==> flow/design.v <==
`timescale 1ns / 1ps
module compression(
    input [31:0] Ki, Wi,
    input [31:0] ain, bin, cin, din, ein, fin, gin, hin,
    output [31:0] aout, bout, cout, dout, eout, fout, gout, hout
    );
    wire [31:0] S0, S1, T1, T2, Ch_efg, Maj_abc;
    assign S0 = ({ain[1:0],ain[31:2]}) ^ ({ain[12:0],ain[31:13]}) ^ ({ain[21:0],ain[31:22]});
    assign S1 = ({ein[5:0],ein[31:6]}) ^ ({ein[10:0],ein[31:11]}) ^ ({ein[24:0],ein[31:25]});
    assign Maj_abc = (ain & bin) ^ (ain & cin) ^ (bin & cin);
    assign Ch_efg = (ein & fin) ^ (~ein & gin);
    assign T1 = hin + S1 + Ch_efg + Ki + Wi;
    assign T2 = S0 + Maj_abc;
    assign aout = T1 + T2;
    assign bout = ain;
    assign cout = bin;
    assign dout = cin;
    assign eout = din + T1;
    assign fout = ein;
    assign gout = fin;
    assign hout = gin;
endmodule
`timescale 1ns / 1ps
module sigma0(
    input [31:0] X,
    output [31:0] Y
    );
    assign Y = {X[6:0], X[31:7]} ^ {X[17:0], X[31:18]} ^ {3'b000, X[31:3]};
endmodule
module sigma1(
    input [31:0] X,
    output [31:0] Y
    );
    assign Y = {X[16:0], X[31:17]} ^ {X[18:0], X[31:19]} ^ {10'b0000000000, X[31:10]};
endmodule
module expander(
    input [31:0] Wm16, Wm15, Wm7, Wm2,
    output [31:0] Wnext
    );
    wire [31:0] sigmaL0Out, sigmaL1Out;
    sigma0 s0(.X(Wm15), .Y(sigmaL0Out));
    sigma1 s1(.X(Wm2), .Y(sigmaL1Out));
    assign Wnext = sigmaL1Out + Wm7 + sigmaL0Out + Wm16;
endmodule
`timescale 1ns / 1ps
module sha256_core(
    input clk, rst_n,
    input start,                
    input init,                 
    input [511:0] block,        
    output reg ready,
    output reg done,
    output [255:0] hash
    );
    localparam
        H01 = 32'h6A09E667,
        H02 = 32'hBB67AE85,
        H03 = 32'h3C6EF372,
        H04 = 32'hA54FF53A,
        H05 = 32'h510E527F,
        H06 = 32'h9B05688C,
        H07 = 32'h1F83D9AB,
        H08 = 32'h5BE0CD19;
    reg [31:0] H0, H1, H2, H3, H4, H5, H6, H7;
    reg [31:0] a, b, c, d, e, f, g, h;
    reg [31:0] W [0:15];
    reg [6:0] counter;
    reg busy;
    reg [31:0] Ki;
    always @(*)
        begin
            case(counter[5:0])
            6'd0:  Ki = 32'h428a2f98; 6'd1:  Ki = 32'h71374491; 6'd2:  Ki = 32'hb5c0fbcf; 6'd3:  Ki = 32'he9b5dba5;
            6'd4:  Ki = 32'h3956c25b; 6'd5:  Ki = 32'h59f111f1; 6'd6:  Ki = 32'h923f82a4; 6'd7:  Ki = 32'hab1c5ed5;
            6'd8:  Ki = 32'hd807aa98; 6'd9:  Ki = 32'h12835b01; 6'd10: Ki = 32'h243185be; 6'd11: Ki = 32'h550c7dc3;
            6'd12: Ki = 32'h72be5d74; 6'd13: Ki = 32'h80deb1fe; 6'd14: Ki = 32'h9bdc06a7; 6'd15: Ki = 32'hc19bf174;
            6'd16: Ki = 32'he49b69c1; 6'd17: Ki = 32'hefbe4786; 6'd18: Ki = 32'h0fc19dc6; 6'd19: Ki = 32'h240ca1cc;
            6'd20: Ki = 32'h2de92c6f; 6'd21: Ki = 32'h4a7484aa; 6'd22: Ki = 32'h5cb0a9dc; 6'd23: Ki = 32'h76f988da;
            6'd24: Ki = 32'h983e5152; 6'd25: Ki = 32'ha831c66d; 6'd26: Ki = 32'hb00327c8; 6'd27: Ki = 32'hbf597fc7;
            6'd28: Ki = 32'hc6e00bf3; 6'd29: Ki = 32'hd5a79147; 6'd30: Ki = 32'h06ca6351; 6'd31: Ki = 32'h14292967;
            6'd32: Ki = 32'h27b70a85; 6'd33: Ki = 32'h2e1b2138; 6'd34: Ki = 32'h4d2c6dfc; 6'd35: Ki = 32'h53380d13;
            6'd36: Ki = 32'h650a7354; 6'd37: Ki = 32'h766a0abb; 6'd38: Ki = 32'h81c2c92e; 6'd39: Ki = 32'h92722c85;
            6'd40: Ki = 32'ha2bfe8a1; 6'd41: Ki = 32'ha81a664b; 6'd42: Ki = 32'hc24b8b70; 6'd43: Ki = 32'hc76c51a3;
            6'd44: Ki = 32'hd192e819; 6'd45: Ki = 32'hd6990624; 6'd46: Ki = 32'hf40e3585; 6'd47: Ki = 32'h106aa070;
            6'd48: Ki = 32'h19a4c116; 6'd49: Ki = 32'h1e376c08; 6'd50: Ki = 32'h2748774c; 6'd51: Ki = 32'h34b0bcb5;
            6'd52: Ki = 32'h391c0cb3; 6'd53: Ki = 32'h4ed8aa4a; 6'd54: Ki = 32'h5b9cca4f; 6'd55: Ki = 32'h682e6ff3;
            6'd56: Ki = 32'h748f82ee; 6'd57: Ki = 32'h78a5636f; 6'd58: Ki = 32'h84c87814; 6'd59: Ki = 32'h8cc70208;
            6'd60: Ki = 32'h90befffa; 6'd61: Ki = 32'ha4506ceb; 6'd62: Ki = 32'hbef9a3f7; default: Ki = 32'hc67178f2;
            endcase
        end
    wire [31:0] an, bn, cn, dn, en, fn, gn, hn;
    wire [31:0] Wnext;
    compression u_compression(
        .Ki(Ki), .Wi(W[0]),
        .ain(a), .bin(b), .cin(c), .din(d), .ein(e), .fin(f), .gin(g), .hin(h),
        .aout(an), .bout(bn), .cout(cn), .dout(dn), .eout(en), .fout(fn), .gout(gn), .hout(hn)
        );
    expander u_expander(
        .Wm16(W[0]), .Wm15(W[1]), .Wm7(W[9]), .Wm2(W[14]),
        .Wnext(Wnext)
        );
    assign hash = {H0, H1, H2, H3, H4, H5, H6, H7};
    integer i;
    always @(posedge clk)
        begin
            if (~rst_n)
                begin
                    H0 <= H01; H1 <= H02; H2 <= H03; H3 <= H04;
                    H4 <= H05; H5 <= H06; H6 <= H07; H7 <= H08;
                    counter <= 0;
                    busy <= 0;
                    ready <= 1;
                    done <= 0;
                end
            else
                begin
                    done <= 0;
                    if (ready && start)
                        begin
                            if (init)
                                begin
                                    H0 <= H01; H1 <= H02; H2 <= H03; H3 <= H04;
                                    H4 <= H05; H5 <= H06; H6 <= H07; H7 <= H08;
                                    a <= H01; b <= H02; c <= H03; d <= H04;
                                    e <= H05; f <= H06; g <= H07; h <= H08;
                                end
                            else
                                begin
                                    a <= H0; b <= H1; c <= H2; d <= H3;
                                    e <= H4; f <= H5; g <= H6; h <= H7;
                                end
                            for (i = 0; i < 16; i = i + 1)
                                W[i] <= block[511-32*i -: 32];
                            counter <= 0;
                            busy <= 1;
                            ready <= 0;
                        end
                    else if (busy)
                        begin
                            if (counter == 64)
                                begin
                                    H0 <= H0 + a; H1 <= H1 + b; H2 <= H2 + c; H3 <= H3 + d;
                                    H4 <= H4 + e; H5 <= H5 + f; H6 <= H6 + g; H7 <= H7 + h;
                                    busy <= 0;
                                    ready <= 1;
                                    done <= 1;
                                end
                            else
                                begin
                                    a <= an; b <= bn; c <= cn; d <= dn;
                                    e <= en; f <= fn; g <= gn; h <= hn;
                                    for (i = 0; i < 15; i = i + 1)
                                        W[i] <= W[i+1];
                                    W[15] <= Wnext;
                                    counter <= counter + 1;
                                end
                        end
                end
        end
endmodule
# From RTL to reports: sha256_core

Module sha256_core before and after one edit of its RTL, step after step.
Lines under "unedited" count in the file above, lines under "edited" in the edited file.
"difference": "edited" minus "unedited" as printed here.
Cell names lack the library's common part.
A cell with n/a has no value.

Top: sha256_core
Clock: clk
Library: sky130hd
Corner: tt_025C_1v80

# The edit

The edit as a unified diff against the file above.
The edit is scripted: it alters the design's behaviour and was not made to optimise anything.

```diff
@@ -91,9 +91,17 @@
     wire [31:0] an, bn, cn, dn, en, fn, gn, hn;
     wire [31:0] Wnext;
+    wire [31:0] hn_p, hn_n;
+    wire [31:0] fn_p, fn_n;
+    wire [31:0] an_p, an_n;
     compression u_compression(
         .Ki(Ki), .Wi(W[0]),
         .ain(a), .bin(b), .cin(c), .din(d), .ein(e), .fin(f), .gin(g), .hin(h),
-        .aout(an), .bout(bn), .cout(cn), .dout(dn), .eout(en), .fout(fn), .gout(gn), .hout(hn)
+        .aout(an_p), .bout(bn), .cout(cn), .dout(dn), .eout(en), .fout(fn_p), .gout(gn), .hout(hn_p)
         );
+    compression u_compression_2 (.Ki(Ki), .Wi(W[0]), .ain(a), .bin(b), .cin(c), .din(d), .ein(e),
+        .fin(~f), .gin(g), .hin(h), .aout(an_n), .fout(fn_n), .hout(hn_n));
+    assign hn = hn_p ^ hn_n;
+    assign fn = fn_p ^ fn_n;
+    assign an = an_p ^ an_n;
     expander u_expander(
         .Wm16(W[0]), .Wm15(W[1]), .Wm7(W[9]), .Wm2(W[14]),
```

# Elaborated design

Yosys after proc, flatten, opt, wreduce and memory -nomap, before mapping. Print and check cells are not counted. Equal cells are merged and count once.
Memory sizes are those after Yosys's memory passes, which may raise the word count (mostly to a power of two), join words into wider ones and drop unused or constant bits.

Storage and ports:

| element                         | unedited | edited | difference |
| register bits after elaboration | 1034     | 1034   | 0 |
| memory bits (read-only)         | 2048     | 2048   | 0 |
| clocked read ports x word width | 32       | 32     | 0 |
| memories                        | 1        | 1      | 0 |
| output and inout bits           | 258      | 258    | 0 |

Memories:

| element                                 | unedited    | edited |
| words x width with read and write ports | 64x32 r1 w0 | 64x32 r1 w0 |

Operators by class:

| element                          | unedited | edited | difference |
| $add $sub $neg                   | 19       | 23     | +4 |
| eq/ne operators                  | 2        | 2      | 0 |
| muxes and demuxes                | 113      | 113    | 0 |
| bitwise gates (word level)       | 20       | 26     | +6 |
| reductions and logical operators | 8        | 8      | 0 |

Operator list:

| operator           | unedited | edited | difference |
| adder 32 bit       | 18       | 22     | +4 |
| XOR 32 bit         | 9        | 13     | +4 |
| bitwise AND 32 bit | 5        | 6      | +1 |
| NOT 32 bit         | 1        | 2      | +1 |

Operator kinds equal on both sides are left out: 15.

# Depth

Longest topological path by Yosys (ltp), each cell counted once; first at word level (registers and memories cut), then after technology mapping (sequential cells cut; the memories' decode and read muxes count).

Logic depth:

| element                       | unedited | edited | difference |
| depth in word-level cells     | 10       | 11     | +1 |
| ABC_AREA                      | 0        | 0      | n/a |
| gate-level depth with buffers | 32       | 38     | +6 |
| gate-level depth less buffers | 31       | 37     | +6 |

# Netlist

Source: synth_stat.txt of the flow (Yosys; design flattened, memories mapped). It holds for the ABC_AREA given above (unset counts as 0); a run with the other value may have another netlist.

Cell types:

| cell     | unedited | edited | difference |
| nor2_1   | 374      | 517    | +143 |
| nand2_1  | 2107     | 1984   | -123 |
| nand3b_1 | 120      | 6      | -114 |
| xnor2_1  | 362      | 472    | +110 |
| ha_1     | 390      | 487    | +97 |
| a21oi_1  | 496      | 563    | +67 |
| a22oi_1  | 7        | 68     | +61 |
| o21ai_1  | 9        | 59     | +50 |
| o21ai_0  | 589      | 546    | -43 |
| and3_1   | 31       | 72     | +41 |
| o22ai_1  | 16       | 55     | +39 |
| clkbuf_1 | 415      | 381    | -34 |
| nand3_1  | 152      | 118    | -34 |
| fa_1     | 195      | 228    | +33 |
| inv_1    | 524      | 497    | -27 |
| maj3_1   | 3        | 30     | +27 |
| o21bai_1 | 40       | 63     | +23 |
| nand2b_1 | 44       | 64     | +20 |

Cell types equal on both sides are left out: 10.
The list need not be complete.

Mapped netlist:

| element                           | unedited | edited  | difference |
| cells in the netlist              | 8226     | 8602    | +376 |
| cell area after synthesis (um2)   | 71496.1  | 75441.1 | +3945.0 |
| sequential part of the area (um2) | 29027.8  | 29027.8 | 0.0 |
| flip-flop cells                   | 1066     | 1066    | 0 |
| buffers                           | 441      | 415     | -26 |

The figures by module come from a second, unflattened synthesis with its own total; it is not the netlist above.

Unflattened totals:

| element                                 | unedited | edited  | difference |
| cell total of the unflattened synthesis | 8433     | 9591    | +1158 |
| area (unflattened synthesis) (um2)      | 74022.2  | 84428.5 | +10406.3 |

Each row is one instance without its submodules.

Modules, unedited:

| module      | instances | cells | area (um2) |
| sha256_core | 1         | 6648  | 58478.6 |
| compression | 1         | 1258  | 10633.9 |
| expander    | 1         | 463   | 3568.4 |
| sigma0      | 1         | 32    | 730.7 |
| sigma1      | 1         | 32    | 610.6 |

Modules, edited:

| module      | instances | cells | area (um2) |
| sha256_core | 1         | 6548  | 58250.9 |
| compression | 2         | 1258  | 10633.9 |
| expander    | 1         | 463   | 3568.4 |
| sigma0      | 1         | 32    | 730.7 |
| sigma1      | 1         | 32    | 610.6 |

# Worst setup path after synthesis

OpenSTA on the mapped netlist: ideal clock, no wires. The path of least setup slack (recovery checks aside). Input and output delay are each 20% of the period. Register names are those of the netlist, which keeps one name where synthesis merged equal registers.

Path after synthesis:

| element                       | unedited          | edited            | difference |
| kind                          | input to register | input to register | n/a |
| start point                   | input rst_n       | input rst_n       | n/a |
| end point                     | register W[0][0]  | register W[0][0]  | n/a |
| period (ns)                   | 8.0               | 8.0               | 0.0 |
| setup time (ns)               | 2.162             | 2.158             | -0.004 |
| arrival time (ns)             | 38.719            | 38.817            | +0.098 |
| required time (ns)            | 5.838             | 5.842             | +0.004 |
| path slack (ns)               | -32.880           | -32.975           | -0.095 |
| delay of the path (ns)        | 39.281            | 39.375            | +0.094 |
| stages on the path            | 3                 | 4                 | +1 |
| buffers on the path           | 1                 | 2                 | +1 |
| synthesis period reached (ns) | 40.88             | 40.975            | +0.095 |

"delay of the path" is the arrival time less input delay plus setup time.
"stages on the path": output pins that drive a net of the path, with the launching flip-flop's if there is one; two outputs of one cell count as two.
"synthesis period reached" is the clock period less the worst setup slack; recovery checks do not enter. This is arithmetic on one report: input and output delays are still those of the set period (20% each).
Between the ends stands the longest chain of elaborated cells between them, by number of cells; it is not shown to be the way that was timed. Of several equally long chains one is given.
A line is the first line of the expression or statement that the cell stems from. Yosys adds cells for indexed reads and writes and turns some case tables into memories.

On the way, after synthesis, unedited:
Cells stage by stage: clkinv_1 -> clkbuf_1 -> a21oi_1
Length of the longest elaborated chain: 1
Elaborated cells on any way between the ends: 1

Ends and longest elaborated chain, after synthesis, unedited:

| element             | line | source |
| from (decl)         | 47   | `input clk, rst_n,` |
| AND reduction 3 bit | n/a  |  |
| to (assign)         | 133  | `W[i] <= block[511-32*i -: 32];` |
| to (assign)         | 153  | `W[i] <= W[i+1];` |
| to (decl)           | 66   | `reg [31:0] W [0:15];` |

On the way, after synthesis, edited:
Cells stage by stage: inv_1 -> clkbuf_1 -> clkbuf_1 -> a21oi_1
Length of the longest elaborated chain: 1
Elaborated cells on any way between the ends: 1

Ends and longest elaborated chain, after synthesis, edited:

| element             | line | source |
| from (decl)         | 47   | `input clk, rst_n,` |
| AND reduction 3 bit | n/a  |  |
| to (assign)         | 141  | `W[i] <= block[511-32*i -: 32];` |
| to (assign)         | 161  | `W[i] <= W[i+1];` |
| to (decl)           | 66   | `reg [31:0] W [0:15];` |

# Path in the finished layout

From the final timing report of the runs of pair A: the path of least setup slack in the routed layout; clock arrival at registers is part of the times.

Path after layout:

| element             | unedited             | edited               | difference |
| kind                | register to register | register to register | n/a |
| start point         | register g[1]        | register e[11]       | n/a |
| end point           | register a[29]       | register a[29]       | n/a |
| period (ns)         | 8.0                  | 8.0                  | 0.0 |
| setup time (ns)     | 0.28                 | 0.28                 | 0.00 |
| arrival time (ns)   | 8.06                 | 8.26                 | +0.20 |
| required time (ns)  | 8.51                 | 8.50                 | -0.01 |
| path slack (ns)     | 0.45                 | 0.24                 | -0.21 |
| stages on the path  | 29                   | 35                   | +6 |
| buffers on the path | 1                    | 5                    | +4 |

Between the ends stands the longest chain of elaborated cells between them, by number of cells; it is not shown to be the way that was timed. Of several equally long chains one is given.
A register here has more assigning lines than the two given.

On the way, after layout, unedited:
Cells stage by stage: edfxtp_1 -> mux2i_2 -> fa_1 -> fa_1 -> fa_1 -> inv_1 -> ha_1 -> inv_1 -> fa_1 -> nor2b_1 -> o31a_1 -> o21ai_0 -> nand2b_1 -> xor2_1 -> inv_1 -> fa_1 -> inv_1 -> ha_1 -> o21a_1 -> o21ai_0 -> a32o_1 -> o211ai_1 -> a31oi_1 -> o21ai_0 -> buf_4 -> o21a_1 -> a31oi_1 -> xor2_1 -> o21ai_0
Length of the longest elaborated chain: 9
Elaborated cells on any way between the ends: 9

Ends and longest elaborated chain, after layout, unedited:

| element                   | line | source |
| from (decl)               | 65   | `reg [31:0] a, b, c, d, e, f, g, h;` |
| from (assign)             | 125  | `e <= H05; f <= H06; g <= H07; h <= H08;` |
| from (assign)             | 151  | `e <= en; f <= fn; g <= gn; h <= hn;` |
| bitwise AND 32 bit        | 11   | `assign Ch_efg = (ein & fin) ^ (~ein & gin);` |
| XOR 32 bit                | 11   |  |
| adder 32 bit (3 in a row) | 12   | `assign T1 = hin + S1 + Ch_efg + Ki + Wi;` |
| adder 32 bit              | 14   | `assign aout = T1 + T2;` |
| two-way mux 32 bit        | 140  | `if (counter == 64)` |
| two-way mux 32 bit        | 138  | `else if (busy)` |
| two-way mux 32 bit        | 118  | `if (ready && start)` |
| to (assign)               | 124  | `a <= H01; b <= H02; c <= H03; d <= H04;` |
| to (assign)               | 150  | `a <= an; b <= bn; c <= cn; d <= dn;` |
| to (decl)                 | 65   |  |

On the way, after layout, edited:
Cells stage by stage: edfxtp_1 -> buf_4 -> xnor2_2 -> xnor2_2 -> ha_2 -> o211ai_1 -> a211oi_2 -> o21ai_2 -> nand2_1 -> buf_4 -> xor2_1 -> inv_1 -> fa_1 -> fa_1 -> inv_1 -> ha_1 -> a211o_1 -> or3_1 -> o21ai_2 -> o22ai_2 -> o41ai_2 -> buf_4 -> buf_4 -> nor3_1 -> nor3_1 -> xnor2_1 -> ha_1 -> buf_4 -> o2111ai_1 -> o31ai_1 -> a41oi_2 -> a21oi_1 -> a21oi_1 -> xnor2_1 -> a21oi_1
Length of the longest elaborated chain: 11
Elaborated cells on any way between the ends: 21

Ends and longest elaborated chain, after layout, edited:

| element                   | line | source |
| from (decl)               | 65   | `reg [31:0] a, b, c, d, e, f, g, h;` |
| from (assign)             | 133  | `e <= H05; f <= H06; g <= H07; h <= H08;` |
| from (assign)             | 159  | `e <= en; f <= fn; g <= gn; h <= hn;` |
| XOR 32 bit (2 in a row)   | 9    | `assign S1 = ({ein[5:0],ein[31:6]}) ^ ({ein[10:0],ein[31:11]}) ^ ({ein[24:0],ein[31:25]});` |
| adder 32 bit (4 in a row) | 12   | `assign T1 = hin + S1 + Ch_efg + Ki + Wi;` |
| adder 32 bit              | 14   | `assign aout = T1 + T2;` |
| XOR 32 bit                | 105  | `assign an = an_p ^ an_n;` |
| two-way mux 32 bit        | 148  | `if (counter == 64)` |
| two-way mux 32 bit        | 146  | `else if (busy)` |
| two-way mux 32 bit        | 126  | `if (ready && start)` |
| to (assign)               | 132  | `a <= H01; b <= H02; c <= H03; d <= H04;` |
| to (assign)               | 158  | `a <= an; b <= bn; c <= cn; d <= dn;` |
| to (decl)                 | 65   |  |

# Measured runs

Both versions went through the flow (Yosys, OpenROAD) with the same settings in each pair. Constraints: input delay and output delay 20% of the set period each, output load 0.01 pF.

Flow settings, pair A:
CORE_UTILIZATION: 40
PLACE_DENSITY: 0.6
period_ns: 8.0
CAP_MARGIN: 20
CORE_MARGIN: 2
SLEW_MARGIN: 20

Measured results, pair A:

| element                               | unedited | edited   | difference |
| synthesized cell area (um2)           | 71496.1  | 75441.1  | +3945.0 |
| total die area (um2)                  | 182137.0 | 192094.0 | +9957.0 |
| standard-cell area after layout (um2) | 86071.3  | 92032.0  | +5960.7 |
| utilization (%)                       | 48.3     | 49.1     | +0.8 |
| worst setup slack after layout (ns)   | 0.455    | 0.244    | -0.211 |
| setup TNS (ns)                        | 0.000    | 0.000    | 0.000 |
| worst hold slack after layout (ns)    | 0.504    | 0.500    | -0.004 |
| clock period reached (ns)             | 7.545    | 7.756    | +0.211 |

Flow settings, pair B:
CAP_MARGIN: 10
CORE_ASPECT_RATIO: 0.98
CORE_MARGIN: 6
CORE_UTILIZATION: 19
CTS_CLUSTER_DIAMETER: 83
PLACE_DENSITY_LB_ADDON: 0.2
SETUP_SLACK_MARGIN: 0.89
TNS_END_PERCENT: 20
period_ns: 6.77
SLEW_MARGIN: 20

Measured results, pair B:

| element                               | unedited | edited   | difference |
| synthesized cell area (um2)           | 71496.1  | 75441.1  | +3945.0 |
| total die area (um2)                  | 391162.0 | 412329.0 | +21167.0 |
| standard-cell area after layout (um2) | 94350.5  | 102332.0 | +7981.5 |
| utilization (%)                       | 25.2     | 26.0     | +0.8 |
| worst setup slack after layout (ns)   | -0.122   | -0.628   | -0.506 |
| setup TNS (ns)                        | -0.603   | -11.357  | -10.754 |
| worst hold slack after layout (ns)    | 0.485    | 0.489    | +0.004 |
| clock period reached (ns)             | 6.892    | 7.398    | +0.506 |

"clock period reached" means the clock period less the worst setup slack. The figure is calculated, with input and output delays left at 20% of the set period.
